==> flow/design.v <==
`timescale 1ns / 1ps
module md5_operation(input [1:0] round, input [3:0] phase, input [511:0] message, input [127:0] current_state, output [127:0] next_state);
	assign next_state = {current_state[31:0], round_operation(round, phase, message, current_state), current_state[95:32]};
	function [4:0] S(input [1:0] round, input [3:0] phase);
		case({round,phase[1:0]})
			4'b00_00: S = 5'd7;
			4'b00_01: S = 5'd12;
			4'b00_10: S = 5'd17;
			4'b00_11: S = 5'd22;
			4'b01_00: S = 5'd5;
			4'b01_01: S = 5'd9;
			4'b01_10: S = 5'd14;
			4'b01_11: S = 5'd20;
			4'b10_00: S = 5'd4;
			4'b10_01: S = 5'd11;
			4'b10_10: S = 5'd16;
			4'b10_11: S = 5'd23;
			4'b11_00: S = 5'd6;
			4'b11_01: S = 5'd10;
			4'b11_10: S = 5'd15;
			4'b11_11: S = 5'd21;
		endcase
	endfunction
	function [3:0] K(input [1:0] round, input [3:0] phase);
		case( {round, phase} )
			6'b00_0000: K = 4'd0; 
			6'b00_0001: K = 4'd1; 
			6'b00_0010: K = 4'd2; 
			6'b00_0011: K = 4'd3; 
			6'b00_0100: K = 4'd4; 
			6'b00_0101: K = 4'd5; 
			6'b00_0110: K = 4'd6; 
			6'b00_0111: K = 4'd7; 
			6'b00_1000: K = 4'd8; 
			6'b00_1001: K = 4'd9; 
			6'b00_1010: K = 4'd10; 
			6'b00_1011: K = 4'd11; 
			6'b00_1100: K = 4'd12; 
			6'b00_1101: K = 4'd13; 
			6'b00_1110: K = 4'd14; 
			6'b00_1111: K = 4'd15; 
			6'b01_0000: K = 4'd1; 
			6'b01_0001: K = 4'd6; 
			6'b01_0010: K = 4'd11; 
			6'b01_0011: K = 4'd0; 
			6'b01_0100: K = 4'd5; 
			6'b01_0101: K = 4'd10; 
			6'b01_0110: K = 4'd15; 
			6'b01_0111: K = 4'd4; 
			6'b01_1000: K = 4'd9; 
			6'b01_1001: K = 4'd14; 
			6'b01_1010: K = 4'd3; 
			6'b01_1011: K = 4'd8; 
			6'b01_1100: K = 4'd13; 
			6'b01_1101: K = 4'd2; 
			6'b01_1110: K = 4'd7; 
			6'b01_1111: K = 4'd12; 
			6'b10_0000: K = 4'd5; 
			6'b10_0001: K = 4'd8; 
			6'b10_0010: K = 4'd11; 
			6'b10_0011: K = 4'd14; 
			6'b10_0100: K = 4'd1; 
			6'b10_0101: K = 4'd4; 
			6'b10_0110: K = 4'd7; 
			6'b10_0111: K = 4'd10; 
			6'b10_1000: K = 4'd13; 
			6'b10_1001: K = 4'd0; 
			6'b10_1010: K = 4'd3; 
			6'b10_1011: K = 4'd6; 
			6'b10_1100: K = 4'd9; 
			6'b10_1101: K = 4'd12; 
			6'b10_1110: K = 4'd15; 
			6'b10_1111: K = 4'd2; 
			6'b11_0000: K = 4'd0; 
			6'b11_0001: K = 4'd7; 
			6'b11_0010: K = 4'd14; 
			6'b11_0011: K = 4'd5; 
			6'b11_0100: K = 4'd12; 
			6'b11_0101: K = 4'd3; 
			6'b11_0110: K = 4'd10; 
			6'b11_0111: K = 4'd1; 
			6'b11_1000: K = 4'd8; 
			6'b11_1001: K = 4'd15; 
			6'b11_1010: K = 4'd6; 
			6'b11_1011: K = 4'd13; 
			6'b11_1100: K = 4'd4; 
			6'b11_1101: K = 4'd11; 
			6'b11_1110: K = 4'd2; 
			default:    K = 4'd9; 
		endcase
	endfunction
	function [31:0] T(input [1:0] round, input [3:0] phase);
		case( {round, phase} )
			6'b00_0000: T = 32'hd76aa478;
			6'b00_0001: T = 32'he8c7b756;
			6'b00_0010: T = 32'h242070db;
			6'b00_0011: T = 32'hc1bdceee;
			6'b00_0100: T = 32'hf57c0faf;
			6'b00_0101: T = 32'h4787c62a;
			6'b00_0110: T = 32'ha8304613;
			6'b00_0111: T = 32'hfd469501;
			6'b00_1000: T = 32'h698098d8;
			6'b00_1001: T = 32'h8b44f7af;
			6'b00_1010: T = 32'hffff5bb1;
			6'b00_1011: T = 32'h895cd7be;
			6'b00_1100: T = 32'h6b901122;
			6'b00_1101: T = 32'hfd987193;
			6'b00_1110: T = 32'ha679438e;
			6'b00_1111: T = 32'h49b40821;
			6'b01_0000: T = 32'hf61e2562;
			6'b01_0001: T = 32'hc040b340;
			6'b01_0010: T = 32'h265e5a51;
			6'b01_0011: T = 32'he9b6c7aa;
			6'b01_0100: T = 32'hd62f105d;
			6'b01_0101: T = 32'h02441453;
			6'b01_0110: T = 32'hd8a1e681;
			6'b01_0111: T = 32'he7d3fbc8;
			6'b01_1000: T = 32'h21e1cde6;
			6'b01_1001: T = 32'hc33707d6;
			6'b01_1010: T = 32'hf4d50d87;
			6'b01_1011: T = 32'h455a14ed;
			6'b01_1100: T = 32'ha9e3e905;
			6'b01_1101: T = 32'hfcefa3f8;
			6'b01_1110: T = 32'h676f02d9;
			6'b01_1111: T = 32'h8d2a4c8a;
			6'b10_0000: T = 32'hfffa3942;
			6'b10_0001: T = 32'h8771f681;
			6'b10_0010: T = 32'h6d9d6122;
			6'b10_0011: T = 32'hfde5380c;
			6'b10_0100: T = 32'ha4beea44;
			6'b10_0101: T = 32'h4bdecfa9;
			6'b10_0110: T = 32'hf6bb4b60;
			6'b10_0111: T = 32'hbebfbc70;
			6'b10_1000: T = 32'h289b7ec6;
			6'b10_1001: T = 32'heaa127fa;
			6'b10_1010: T = 32'hd4ef3085;
			6'b10_1011: T = 32'h04881d05;
			6'b10_1100: T = 32'hd9d4d039;
			6'b10_1101: T = 32'he6db99e5;
			6'b10_1110: T = 32'h1fa27cf8;
			6'b10_1111: T = 32'hc4ac5665;
			6'b11_0000: T = 32'hf4292244;
			6'b11_0001: T = 32'h432aff97;
			6'b11_0010: T = 32'hab9423a7;
			6'b11_0011: T = 32'hfc93a039;
			6'b11_0100: T = 32'h655b59c3;
			6'b11_0101: T = 32'h8f0ccc92;
			6'b11_0110: T = 32'hffeff47d;
			6'b11_0111: T = 32'h85845dd1;
			6'b11_1000: T = 32'h6fa87e4f;
			6'b11_1001: T = 32'hfe2ce6e0;
			6'b11_1010: T = 32'ha3014314;
			6'b11_1011: T = 32'h4e0811a1;
			6'b11_1100: T = 32'hf7537e82;
			6'b11_1101: T = 32'hbd3af235;
			6'b11_1110: T = 32'h2ad7d2bb;
			6'b11_1111: T = 32'heb86d391;
			default:    T = 32'hxxxxxxxx;
		endcase
	endfunction
	function [31:0] round_operation(input [1:0] round, input [3:0] phase, input [511:0] message, input [127:0] current_state);
		reg [31:0] a, b, c, d;
		reg [31:0] before_shift;
		begin
			{a, b, c, d} = current_state;
			case(round)
				2'b00:   before_shift = (b&c | ~b&d);    
				2'b01:   before_shift = (b&d | c& ~d);   
				2'b10:   before_shift = (b ^ c ^ d);     
				default: before_shift = (c ^ (b | ~d));  
			endcase
			before_shift = before_shift + a + message[480-32*K(round,phase) +: 32] + T(round, phase);
			round_operation = b + ((before_shift << S(round, phase)) | (before_shift >> (32-S(round, phase))));
		end
	endfunction
endmodule
`timescale 1ns / 1ps
module md5_iter(output wire [127:0] digest_o, output reg valid, output reg [63:0] value, input clk, rst, input [63:0] message, input new_message);
	reg [1:0] round;
	reg [3:0] phase;
	reg [127:0] digest;
	wire [511:0] padded_message;
	reg [127:0] current_state;
	wire [127:0] next_state;
	reg idle;
	always @ (posedge clk) begin
		if( rst ) begin
			round <= 2'd0;
			phase <= 4'd0;
			valid <= 1'b0;
			current_state <= {32'h67452301, 32'hefcdab89, 32'h98badcfe, 32'h10325476};
			digest <= 128'd0;
			value <= 128'd0;
			idle <= 1'b1;
		end
		else begin
			if( idle ) begin
				round <= 2'd0;
				phase <= 4'd0;
				current_state <= {32'h67452301, 32'hefcdab89, 32'h98badcfe, 32'h10325476};
				idle <= ~new_message;
				if( new_message ) begin
					value <= message;
					valid <= 1'b0;
					digest <= 128'd0;
				end
			end
			else begin
				phase <= phase + 4'd1;
				if( phase == 4'd15 ) begin
					round <= round + 2'd1;
					if( round == 2'd3 ) begin
						valid <= 1'b1;
						digest <= {next_state[127:96]+32'h67452301, next_state[95:64]+32'hefcdab89,  next_state[63:32]+32'h98badcfe, next_state[31:0]+32'h10325476};
						idle <= 1'b1;
					end
				end
				current_state <= next_state;
			end
		end
	end
	md5_operation md50(.round(round), .phase(phase), .message(padded_message), .current_state(current_state), .next_state(next_state));
    assign digest_o[127:96] = {digest[103:96], digest[111:104], digest[119:112], digest[127:120]};
	assign digest_o[95:64] =  {digest[71:64], digest[79:72], digest[87:80], digest[95:88]};
	assign digest_o[63:32] =  {digest[39:32], digest[47:40], digest[55:48], digest[63:56]};
	assign digest_o[31:0] =  {digest[7:0], digest[15:8], digest[23:16], digest[31:24]};
	assign padded_message = {
		message[39:32], message[47:40], message[55:48], message[63:56],
		message[7:0], message[15:8], message[23:16], message[31:24],
		24'd0, 8'b10000000, 352'd0, 24'd0, 8'd64, 32'd0};
endmodule
# [From RTL to reports: md5_iter]
# Each step is given for the RTL above and for the edited RTL.
# Lines under "before" count in the file above, lines under "after" in the edited file.
# "delta": "after" minus "before" as printed here. "change_rel_pct": 100 x difference / "before".
# The mark n/a stands for no value.
[design] top="md5_iter" clk_port="clk" library="sky130hd" lib_corner="tt_025C_1v80"

# [The edit]
# The edit as a unified diff against the file above.
# The edited RTL no longer does the same as the RTL above: the edit was made by script, with no optimisation intended.
# begin of diff
@@ -220,5 +220,9 @@
 		end
 	end
-	md5_operation md50(.round(round), .phase(phase), .message(padded_message), .current_state(current_state), .next_state(next_state));
+	wire [127:0] next_state_a, next_state_b;
+	md5_operation md50(.round(round), .phase(phase), .message(padded_message), .current_state(current_state), .next_state(next_state_a));
+	md5_operation md50_alt (.round(~round), .phase(phase), .message(padded_message),
+	    .current_state(current_state), .next_state(next_state_b));
+	assign next_state = next_state_a ^ next_state_b;
     assign digest_o[127:96] = {digest[103:96], digest[111:104], digest[119:112], digest[127:120]};
 	assign digest_o[95:64] =  {digest[71:64], digest[79:72], digest[87:80], digest[95:88]};
# end of diff

# [Elaborated design]
# Counts by Yosys on the flattened word-level netlist (proc, flatten, opt, wreduce; memories kept). Register bits leave out memories and registers merged into their read ports (data or address). Print and check cells are left out.
# Memory sizes are those after Yosys's memory passes, which may raise the word count (mostly to a power of two), join words into wider ones and drop unused or constant bits.
[op_classes] element="muxes" before=12 after=13 delta=1 change_rel_pct=8.33
[op_classes] element="n_shift" before=3 after=6 delta=3 change_rel_pct=100.00
[op_classes] element="equal" before=5 after=7 delta=2 change_rel_pct=40.00
[op_classes] element="reduce_and_logical" before=6 after=7 delta=1 change_rel_pct=16.67
[op_classes] element="n_logic" before=14 after=17 delta=3 change_rel_pct=21.43
[op_classes] element="n_addsub" before=12 after=18 delta=6 change_rel_pct=50.00
[op_table] op="32-bit adder" before=4 after=8 delta=4 change_rel_pct=100.00
[op_table] op="32-bit bitwise OR" before=4 after=5 delta=1 change_rel_pct=25.00
[op_table] op="2-bit == test (second input constant)" before=2 after=3 delta=1 change_rel_pct=50.00
[op_table] op="2-bit by 1-bit == test with 1-bit output (second input constant)" before=1 after=2 delta=1 change_rel_pct=100.00
[op_table] op="2-bit zero test" before=1 after=2 delta=1 change_rel_pct=100.00
[op_table] op="32-bit parallel mux with 3-bit select" before=1 after=2 delta=1 change_rel_pct=100.00
[op_table] op="512-bit by 32-bit variable part select with 32-bit output" before=1 after=2 delta=1 change_rel_pct=100.00
[op_table] op="32-bit by 5-bit << shifter with 32-bit output" before=1 after=2 delta=1 change_rel_pct=100.00
[op_table] op="32-bit by 32-bit right shift with 32-bit output" before=1 after=2 delta=1 change_rel_pct=100.00
[op_table] op="6-bit by 5-bit subtractor with 7-bit output (first input constant)" before=1 after=2 delta=1 change_rel_pct=100.00
[op_table] op="9-bit by 9-bit subtractor with 10-bit output (first input constant)" before=1 after=2 delta=1 change_rel_pct=100.00
[op_table] op="2-bit inverter" before=0 after=1 delta=1
[op_table] op="128-bit XOR" before=0 after=1 delta=1
[op_table] op="1-bit two-way mux" before=7 after=7 delta=0 change_rel_pct=0.00
[op_table] op="32-bit bitwise AND" before=4 after=4 delta=0 change_rel_pct=0.00
[op_table] op="128-bit two-way mux" before=4 after=4 delta=0 change_rel_pct=0.00
[op_table] op="32-bit XOR" before=3 after=3 delta=0 change_rel_pct=0.00
[op_table] op="32-bit adder (second input constant)" before=2 after=2 delta=0 change_rel_pct=0.00
[op_table] op="32-bit inverter" before=2 after=2 delta=0 change_rel_pct=0.00
[op_table] op="2-bit nonzero test" before=2 after=2 delta=0 change_rel_pct=0.00
[op_table] op="2-bit by 1-bit adder with 2-bit output (second input constant)" before=1 after=1 delta=0 change_rel_pct=0.00
[op_table] op="32-bit by 29-bit adder with 32-bit output (second input constant)" before=1 after=1 delta=0 change_rel_pct=0.00
[op_table] op="32-bit by 31-bit adder with 32-bit output (second input constant)" before=1 after=1 delta=0 change_rel_pct=0.00
[op_table] op="4-bit by 1-bit adder with 4-bit output (second input constant)" before=1 after=1 delta=0 change_rel_pct=0.00
[op_table] op="4-bit == test (second input constant)" before=1 after=1 delta=0 change_rel_pct=0.00
[op_table] op="2-bit != test (second input constant)" before=1 after=1 delta=0 change_rel_pct=0.00
[op_table] op="1-bit inverter" before=1 after=1 delta=0 change_rel_pct=0.00
[op_table] op="2-bit AND reduction" before=1 after=1 delta=0 change_rel_pct=0.00
# Not every row of either side is listed.
[bits] element="word_cells" before=63 after=83 delta=20 change_rel_pct=31.75
[bits] element="rom_bits" before=2464 after=4928 delta=2464 change_rel_pct=100.00
[bits] element="in_bits" before=67 after=67 delta=0 change_rel_pct=0.00
[bits] element="mem_count" before=4 after=8 delta=4 change_rel_pct=100.00
[bits] element="register_bits" before=328 after=328 delta=0 change_rel_pct=0.00
[memory_table] element="mem_shapes" before="64 x 32 bit 1R0W; 64 x 4 bit 1R0W; 16 x 5 bit 1R0W; 16 x 5 bit 1R0W" after="64 x 32 bit 1R0W; 64 x 32 bit 1R0W; 64 x 4 bit 1R0W; 64 x 4 bit 1R0W; 16 x 5 bit 1R0W; 16 x 5 bit 1R0W; (+2)"
# The mark (+n) counts cells that are not listed.

# [Logic depth]
# Depth = most cells in a row (Yosys ltp): at word level without a register or memory, in the mapped netlist without a sequential cell, where the memories' decode and read muxes count.
[logic_depth] element="word_depth" before=14 after=15 delta=1 change_rel_pct=7.14
[logic_depth] element="ABC_AREA" before="0" after="0"
[logic_depth] element="mapped_depth" before=49 after=47 delta=-2 change_rel_pct=-4.08
[logic_depth] element="depth_no_buf" before=44 after=43 delta=-1 change_rel_pct=-2.27

# [Netlist]
# The flow's flattened synthesis, as Yosys stat reports it; memories are mapped. The netlist is that of the ABC_AREA named above (0 if unset); the other value can give another one.
[mapped] element="seqArea_um2" before=6566.3 after=2742.6 delta=-3823.7 change_rel_pct=-58.23
[mapped] element="buf_cells" before=338 after=377 delta=39 change_rel_pct=11.54
[mapped] element="cells" before=3790 after=4107 delta=317 change_rel_pct=8.36
[mapped] element="mapped_area_um2" before=27696.6 after=29087.9 delta=1391.3 change_rel_pct=5.02
[mapped] element="flip_flops" before=328 after=137 delta=-191 change_rel_pct=-58.23
[by_type] type="sky130_fd_sc_hd__dfxtp_1" before=328 after=137 delta=-191 change_rel_pct=-58.23
[by_type] type="sky130_fd_sc_hd__ha_1" before=90 after=221 delta=131 change_rel_pct=145.56
[by_type] type="sky130_fd_sc_hd__buf_4" before=2 after=100 delta=98 change_rel_pct=4900.00
[by_type] type="sky130_fd_sc_hd__o21ai_0" before=180 after=262 delta=82 change_rel_pct=45.56
[by_type] type="sky130_fd_sc_hd__a21oi_1" before=374 after=446 delta=72 change_rel_pct=19.25
[by_type] type="sky130_fd_sc_hd__nand2_1" before=597 after=655 delta=58 change_rel_pct=9.72
[by_type] type="sky130_fd_sc_hd__clkbuf_1" before=265 after=210 delta=-55 change_rel_pct=-20.75
[by_type] type="sky130_fd_sc_hd__mux4_2" before=6 after=58 delta=52 change_rel_pct=866.67
[by_type] type="sky130_fd_sc_hd__mux2i_1" before=69 after=115 delta=46 change_rel_pct=66.67
[by_type] type="sky130_fd_sc_hd__nand3_1" before=144 after=101 delta=-43 change_rel_pct=-29.86
[by_type] type="sky130_fd_sc_hd__xor2_1" before=94 after=56 delta=-38 change_rel_pct=-40.43
[by_type] type="sky130_fd_sc_hd__a21o_1" before=40 after=76 delta=36 change_rel_pct=90.00
[by_type] type="sky130_fd_sc_hd__or3_1" before=55 after=20 delta=-35 change_rel_pct=-63.64
[by_type] type="sky130_fd_sc_hd__a221oi_1" before=40 after=7 delta=-33 change_rel_pct=-82.50
[by_type] type="sky130_fd_sc_hd__a22o_1" before=36 after=5 delta=-31 change_rel_pct=-86.11
[by_type] type="sky130_fd_sc_hd__o211ai_1" before=32 after=61 delta=29 change_rel_pct=90.62
[by_type] type="sky130_fd_sc_hd__and2_1" before=67 after=41 delta=-26 change_rel_pct=-38.81
[by_type] type="sky130_fd_sc_hd__nor3_1" before=51 after=77 delta=26 change_rel_pct=50.98
# Not every row of either side is listed.
# By module: a second synthesis without flattening, with its own total; a netlist apart from the flattened one above.
[unflattened] element="hier_cells" before=4022 after=6679 delta=2657 change_rel_pct=66.06
[unflattened] element="hier_area_um2" before=31330.0 after=50847.5 delta=19517.5 change_rel_pct=62.30
# Rows give one instance, submodules left out.
[modules_before] module="md5_operation" area_um2=18401.4 cells=2511 instances=1
[modules_before] module="md5_iter" area_um2=12928.6 cells=1511 instances=1
[modules_after] module="md5_operation" area_um2=18401.4 cells=2511 instances=2
[modules_after] module="md5_iter" area_um2=14044.7 cells=1657 instances=1

# [Worst setup path after synthesis]
# Source: OpenSTA report_checks on the synthesized netlist (no wires, ideal clock, input and output delay 20% of the period each), path of least setup slack; recovery checks are left aside. Register names are those of the netlist, which keeps one name where synthesis merged equal registers.
[synth_timing] element="path_type" before="reg-to-reg" after="reg-to-reg"
[synth_timing] element="start" before="register round[0]" after="register phase[1]"
[synth_timing] element="end" before="register digest[95]" after="register digest[95]"
[synth_timing] element="period_ns" before=10.0 after=10.0 delta=0.0 change_rel_pct=0.00
[synth_timing] element="path_buffers" before=7 after=4 delta=-3 change_rel_pct=-42.86
[synth_timing] element="setup_slack_ns" before=0.423 after=0.213 delta=-0.210
[synth_timing] element="t_required_ns" before=9.883 after=9.927 delta=0.044 change_rel_pct=0.45
[synth_timing] element="arrival_ns" before=9.460 after=9.713 delta=0.253 change_rel_pct=2.67
[synth_timing] element="path_stages" before=45 after=44 delta=-1 change_rel_pct=-2.22
[synth_timing] element="delay_ns" before=9.577 after=9.786 delta=0.209 change_rel_pct=2.18
[synth_timing] element="synth_period_reached_ns" before=9.577 after=9.787 delta=0.210 change_rel_pct=2.19
# "delay_ns" = arrival - input delay + setup time.
# "path_stages" counts driving pins, that of a launching flip-flop among them; a cell with two outputs on the path counts twice.
# "synth_period_reached_ns" = period - worst setup slack (recovery checks aside). The figure is calculated, with input and output delays left at 20% of the set period.
# Between the ends stands the longest chain of elaborated cells between them, by number of cells; it is not shown to be the way that was timed. Of several equally long chains one is given.
# A line is the first line of the expression or statement that the cell stems from. Yosys adds cells for indexed reads and writes and turns some case tables into memories.
# The chain passes a memory read, where the word-level depth is cut; so it can be longer than that depth.
# A register here has more assigning lines than the two given.
[synth_between_before] path_cell_list="sky130_fd_sc_hd__dfxtp_1 > sky130_fd_sc_hd__buf_2 > sky130_fd_sc_hd__buf_2 > sky130_fd_sc_hd__inv_1 > sky130_fd_sc_hd__clkbuf_1 > sky130_fd_sc_hd__buf_1 > sky130_fd_sc_hd__ha_1 > sky130_fd_sc_hd__clkbuf_1 > sky130_fd_sc_hd__a221oi_1 > sky130_fd_sc_hd__mux2_2 > sky130_fd_sc_hd__a22oi_1 > sky130_fd_sc_hd__nor2_1 > sky130_fd_sc_hd__a221o_1 > sky130_fd_sc_hd__fa_1 > sky130_fd_sc_hd__fa_1 > sky130_fd_sc_hd__inv_1 > sky130_fd_sc_hd__ha_1 > sky130_fd_sc_hd__buf_2 > [... 9 more ...] > sky130_fd_sc_hd__o21ai_1 > sky130_fd_sc_hd__o22a_1 > sky130_fd_sc_hd__o31ai_1 > sky130_fd_sc_hd__ha_1 > sky130_fd_sc_hd__clkbuf_1 > sky130_fd_sc_hd__a21oi_1 > sky130_fd_sc_hd__o21bai_1 > sky130_fd_sc_hd__a21o_1 > sky130_fd_sc_hd__a2111oi_0 > sky130_fd_sc_hd__or3_1 > sky130_fd_sc_hd__o31a_1 > sky130_fd_sc_hd__nand3_1 > sky130_fd_sc_hd__and3b_1 > sky130_fd_sc_hd__nand4_1 > sky130_fd_sc_hd__o21ai_1 > sky130_fd_sc_hd__and3_1 > sky130_fd_sc_hd__xnor2_1 > sky130_fd_sc_hd__a22o_1" elab_chain_cells=12
[synth_lines_before] element="start: declaration" line_no=179 text="reg [1:0] round;"
[synth_lines_before] element="start: assignment" line_no=188 text="round <= 2'd0;"
[synth_lines_before] element="start: assignment" line_no=211 text="round <= round + 2'd1;"
[synth_lines_before] element="memory 64 x 4 bit" line_no=25 text="case( {round, phase} )"
[synth_lines_before] element="9-bit by 9-bit subtractor with 10-bit output" line_no=172 text="before_shift = before_shift + a + message[480-32*K(round,phase) +: 32] + T(round, phase);"
[synth_lines_before] element="512-bit by 32-bit variable part select with 32-bit output" line_no=172
[synth_lines_before] element="32-bit adder (2 in a row)" line_no=172
[synth_lines_before] element="32-bit by 5-bit << shifter with 32-bit output" line_no=173 text="round_operation = b + ((before_shift << S(round, phase)) | (before_shift >> (32-S(round, phase))));"
[synth_lines_before] element="32-bit bitwise OR" line_no=173
[synth_lines_before] element="32-bit adder" line_no=173
[synth_lines_before] element="32-bit adder" line_no=214 text="digest <= {next_state[127:96]+32'h67452301, next_state[95:64]+32'hefcdab89, next_state[63:32]+32'h98badcfe, ne ..."
[synth_lines_before] element="128-bit two-way mux" line_no=212 text="if( round == 2'd3 ) begin"
[synth_lines_before] element="128-bit two-way mux" line_no=210 text="if( phase == 4'd15 ) begin"
[synth_lines_before] element="128-bit two-way mux" line_no=197 text="if( idle ) begin"
[synth_lines_before] element="end: assignment" line_no=192 text="digest <= 128'd0;"
[synth_lines_before] element="end: assignment" line_no=214
[synth_lines_before] element="end: declaration" line_no=181 text="reg [127:0] digest;"
[synth_between_after] path_cell_list="sky130_fd_sc_hd__dfxtp_1 > sky130_fd_sc_hd__clkinv_1 > sky130_fd_sc_hd__ha_1 > sky130_fd_sc_hd__buf_2 > sky130_fd_sc_hd__nand2b_1 > sky130_fd_sc_hd__clkbuf_1 > sky130_fd_sc_hd__a31oi_1 > sky130_fd_sc_hd__o21ai_0 > sky130_fd_sc_hd__o211ai_2 > sky130_fd_sc_hd__nor2_1 > sky130_fd_sc_hd__clkbuf_1 > sky130_fd_sc_hd__nand2_1 > sky130_fd_sc_hd__fa_1 > sky130_fd_sc_hd__fa_1 > sky130_fd_sc_hd__inv_1 > sky130_fd_sc_hd__ha_1 > sky130_fd_sc_hd__clkbuf_1 > sky130_fd_sc_hd__nor2_1 > [... 8 more ...] > sky130_fd_sc_hd__o21a_1 > sky130_fd_sc_hd__nor3_1 > sky130_fd_sc_hd__a31oi_1 > sky130_fd_sc_hd__o22ai_1 > sky130_fd_sc_hd__ha_1 > sky130_fd_sc_hd__a21o_1 > sky130_fd_sc_hd__a21oi_1 > sky130_fd_sc_hd__o21ai_1 > sky130_fd_sc_hd__or4_1 > sky130_fd_sc_hd__o211ai_2 > sky130_fd_sc_hd__a31oi_1 > sky130_fd_sc_hd__a31oi_1 > sky130_fd_sc_hd__xnor2_1 > sky130_fd_sc_hd__or3_1 > sky130_fd_sc_hd__o221a_2 > sky130_fd_sc_hd__a21oi_1 > sky130_fd_sc_hd__o21ai_0 > sky130_fd_sc_hd__o211ai_2" elab_chain_cells=13
[synth_lines_after] element="start: declaration" line_no=180 text="reg [3:0] phase;"
[synth_lines_after] element="start: assignment" line_no=189 text="phase <= 4'd0;"
[synth_lines_after] element="start: assignment" line_no=209 text="phase <= phase + 4'd1;"
[synth_lines_after] element="memory 64 x 4 bit" line_no=25 text="case( {round, phase} )"
[synth_lines_after] element="9-bit by 9-bit subtractor with 10-bit output" line_no=172 text="before_shift = before_shift + a + message[480-32*K(round,phase) +: 32] + T(round, phase);"
[synth_lines_after] element="512-bit by 32-bit variable part select with 32-bit output" line_no=172
[synth_lines_after] element="32-bit adder (2 in a row)" line_no=172
[synth_lines_after] element="32-bit by 5-bit << shifter with 32-bit output" line_no=173 text="round_operation = b + ((before_shift << S(round, phase)) | (before_shift >> (32-S(round, phase))));"
[synth_lines_after] element="32-bit bitwise OR" line_no=173
[synth_lines_after] element="32-bit adder" line_no=173
[synth_lines_after] element="128-bit XOR" line_no=226 text="assign next_state = next_state_a ^ next_state_b;"
[synth_lines_after] element="32-bit adder" line_no=214 text="digest <= {next_state[127:96]+32'h67452301, next_state[95:64]+32'hefcdab89, next_state[63:32]+32'h98badcfe, ne ..."
[synth_lines_after] element="128-bit two-way mux" line_no=212 text="if( round == 2'd3 ) begin"
[synth_lines_after] element="128-bit two-way mux" line_no=210 text="if( phase == 4'd15 ) begin"
[synth_lines_after] element="128-bit two-way mux" line_no=197 text="if( idle ) begin"
[synth_lines_after] element="end: assignment" line_no=192 text="digest <= 128'd0;"
[synth_lines_after] element="end: assignment" line_no=214
[synth_lines_after] element="end: declaration" line_no=181 text="reg [127:0] digest;"

# [Timing after layout]
# Path of least setup slack in the final report of each run of set A (OpenROAD, finished layout, wires in). Where an end is a register, its clock arrival counts in the times.
[layout_timing] element="path_type" before="input-to-reg" after="input-to-reg"
[layout_timing] element="start" before="input message[57]" after="input message[53]"
[layout_timing] element="end" before="register digest[95]" after="register digest[87]"
[layout_timing] element="in_delay_ns" before=2.00 after=2.00 delta=0.00 change_rel_pct=0.00
[layout_timing] element="period_ns" before=10.0 after=10.0 delta=0.0 change_rel_pct=0.00
[layout_timing] element="path_buffers" before=5 after=6 delta=1 change_rel_pct=20.00
[layout_timing] element="setup_slack_ns" before=0.30 after=0.22 delta=-0.08
[layout_timing] element="arrival_ns" before=10.16 after=10.16 delta=0.00 change_rel_pct=0.00
[layout_timing] element="t_required_ns" before=10.46 after=10.38 delta=-0.08 change_rel_pct=-0.76
[layout_timing] element="path_stages" before=36 after=36 delta=0 change_rel_pct=0.00
# A register here has more assigning lines than the two given.
[layout_between_before] path_cell_list="sky130_fd_sc_hd__clkdlybuf4s50_1 > sky130_fd_sc_hd__mux2_2 > sky130_fd_sc_hd__nand2_1 > sky130_fd_sc_hd__fa_1 > sky130_fd_sc_hd__inv_1 > sky130_fd_sc_hd__fa_1 > sky130_fd_sc_hd__ha_2 > sky130_fd_sc_hd__fa_1 > sky130_fd_sc_hd__a211oi_2 > sky130_fd_sc_hd__o21ai_2 > sky130_fd_sc_hd__buf_4 > sky130_fd_sc_hd__nand3_1 > sky130_fd_sc_hd__and4_1 > sky130_fd_sc_hd__o31ai_1 > sky130_fd_sc_hd__xnor2_1 > sky130_fd_sc_hd__buf_4 > sky130_fd_sc_hd__o21bai_1 > sky130_fd_sc_hd__mux4_2 > sky130_fd_sc_hd__o21ai_4 > sky130_fd_sc_hd__o221ai_2 > sky130_fd_sc_hd__ha_1 > sky130_fd_sc_hd__a21o_1 > sky130_fd_sc_hd__a21o_1 > sky130_fd_sc_hd__buf_4 > sky130_fd_sc_hd__a21oi_1 > sky130_fd_sc_hd__buf_4 > sky130_fd_sc_hd__o211ai_1 > sky130_fd_sc_hd__o211ai_1 > sky130_fd_sc_hd__a21oi_1 > sky130_fd_sc_hd__o41ai_2 > sky130_fd_sc_hd__xor2_1 > sky130_fd_sc_hd__nand4_1 > sky130_fd_sc_hd__o21ai_2 > sky130_fd_sc_hd__and3_1 > sky130_fd_sc_hd__xnor2_1 > sky130_fd_sc_hd__a22o_1"
[layout_lines_before] element="start: declaration" line_no=178 text="module md5_iter(output wire [127:0] digest_o, output reg valid, output reg [63:0] value, input clk, rst, input ..."
[layout_lines_before] element="end: assignment" line_no=192 text="digest <= 128'd0;"
[layout_lines_before] element="end: assignment" line_no=214 text="digest <= {next_state[127:96]+32'h67452301, next_state[95:64]+32'hefcdab89, next_state[63:32]+32'h98badcfe, ne ..."
[layout_lines_before] element="end: declaration" line_no=181 text="reg [127:0] digest;"
# before: No chain of elaborated cells between the ends is given.
[layout_between_after] path_cell_list="sky130_fd_sc_hd__clkdlybuf4s50_1 > sky130_fd_sc_hd__mux2_2 > sky130_fd_sc_hd__nand2_2 > sky130_fd_sc_hd__fa_2 > sky130_fd_sc_hd__fa_1 > sky130_fd_sc_hd__inv_1 > sky130_fd_sc_hd__ha_4 > sky130_fd_sc_hd__o21ai_1 > sky130_fd_sc_hd__a32oi_2 > sky130_fd_sc_hd__nand3_1 > sky130_fd_sc_hd__buf_4 > sky130_fd_sc_hd__a2111o_1 > sky130_fd_sc_hd__o211ai_1 > sky130_fd_sc_hd__a211o_1 > sky130_fd_sc_hd__o21a_1 > sky130_fd_sc_hd__buf_4 > sky130_fd_sc_hd__mux2i_1 > sky130_fd_sc_hd__a211o_1 > sky130_fd_sc_hd__a21oi_2 > sky130_fd_sc_hd__a21o_1 > sky130_fd_sc_hd__ha_1 > sky130_fd_sc_hd__a21o_1 > sky130_fd_sc_hd__and3_1 > sky130_fd_sc_hd__o311ai_4 > sky130_fd_sc_hd__buf_4 > sky130_fd_sc_hd__nand2_1 > sky130_fd_sc_hd__xnor2_1 > sky130_fd_sc_hd__xnor2_1 > sky130_fd_sc_hd__buf_4 > sky130_fd_sc_hd__nand4_1 > sky130_fd_sc_hd__a31o_2 > sky130_fd_sc_hd__a21oi_4 > sky130_fd_sc_hd__buf_4 > sky130_fd_sc_hd__o21ai_1 > sky130_fd_sc_hd__xnor2_1 > sky130_fd_sc_hd__a211oi_1"
[layout_lines_after] element="start: declaration" line_no=178 text="module md5_iter(output wire [127:0] digest_o, output reg valid, output reg [63:0] value, input clk, rst, input ..."
[layout_lines_after] element="end: assignment" line_no=192 text="digest <= 128'd0;"
[layout_lines_after] element="end: assignment" line_no=214 text="digest <= {next_state[127:96]+32'h67452301, next_state[95:64]+32'hefcdab89, next_state[63:32]+32'h98badcfe, ne ..."
[layout_lines_after] element="end: declaration" line_no=181 text="reg [127:0] digest;"
# after: No chain of elaborated cells between the ends is given.

# [Layout results]
# Runs of the flow (Yosys, OpenROAD) on both versions; the two runs of a pair have the same settings. The constraints put input and output delay at 20% of the set period each and load the outputs with 0.01 pF.
[settings_set_A] period_ns=10.0 CAP_MARGIN=20 CORE_MARGIN=2 CORE_UTILIZATION=40 SLEW_MARGIN=20
[measured_set_A] element="ws_setup_ns" before=0.302 after=0.219 delta=-0.083
[measured_set_A] element="power_total_uw" before=17017 after=18034 delta=1017 change_rel_pct=5.98
[measured_set_A] element="synthesis_area_um2" before=27696.6 after=29087.9 delta=1391.3 change_rel_pct=5.02
[measured_set_A] element="achievedPeriod_ns" before=9.698 after=9.781 delta=0.083 change_rel_pct=0.86
[measured_set_A] element="utilization_frac" before=0.515 after=0.561 delta=0.046
[measured_set_A] element="design.die.area_um2" before=71361.1 after=74892.5 delta=3531.4 change_rel_pct=4.95
[measured_set_A] element="ws_hold_ns" before=0.452 after=0.454 delta=0.002
[settings_set_B] CORE_ASPECT_RATIO=1.09 CORE_UTILIZATION=40 CTS_CLUSTER_SIZE=23 HOLD_SLACK_MARGIN=0.2 PLACE_DENSITY_LB_ADDON=0.19 SETUP_SLACK_MARGIN=3.45 period_ns=14.9 CAP_MARGIN=20 CORE_MARGIN=2 SLEW_MARGIN=20
[measured_set_B] element="ws_setup_ns" before=3.849 after=3.648 delta=-0.201
[measured_set_B] element="power_total_uw" before=9014 after=9009 delta=-5 change_rel_pct=-0.06
[measured_set_B] element="synthesis_area_um2" before=27696.6 after=29087.9 delta=1391.3 change_rel_pct=5.02
[measured_set_B] element="achievedPeriod_ns" before=11.051 after=11.252 delta=0.201 change_rel_pct=1.82
[measured_set_B] element="utilization_frac" before=0.473 after=0.455 delta=-0.018
[measured_set_B] element="design.die.area_um2" before=71364.7 after=74895.7 delta=3531.0 change_rel_pct=4.95
[measured_set_B] element="ws_hold_ns" before=0.449 after=0.454 delta=0.005
# "achievedPeriod_ns" is the run's clock period less its worst setup slack. It is reckoned from that one timing run; input and output delays stay at 20% of the period that was set.
# By "power_total_uw" is meant OpenSTA's value without simulated activity: inputs other than the clock are taken to toggle once in ten clock periods, and the tool carries that through the logic.
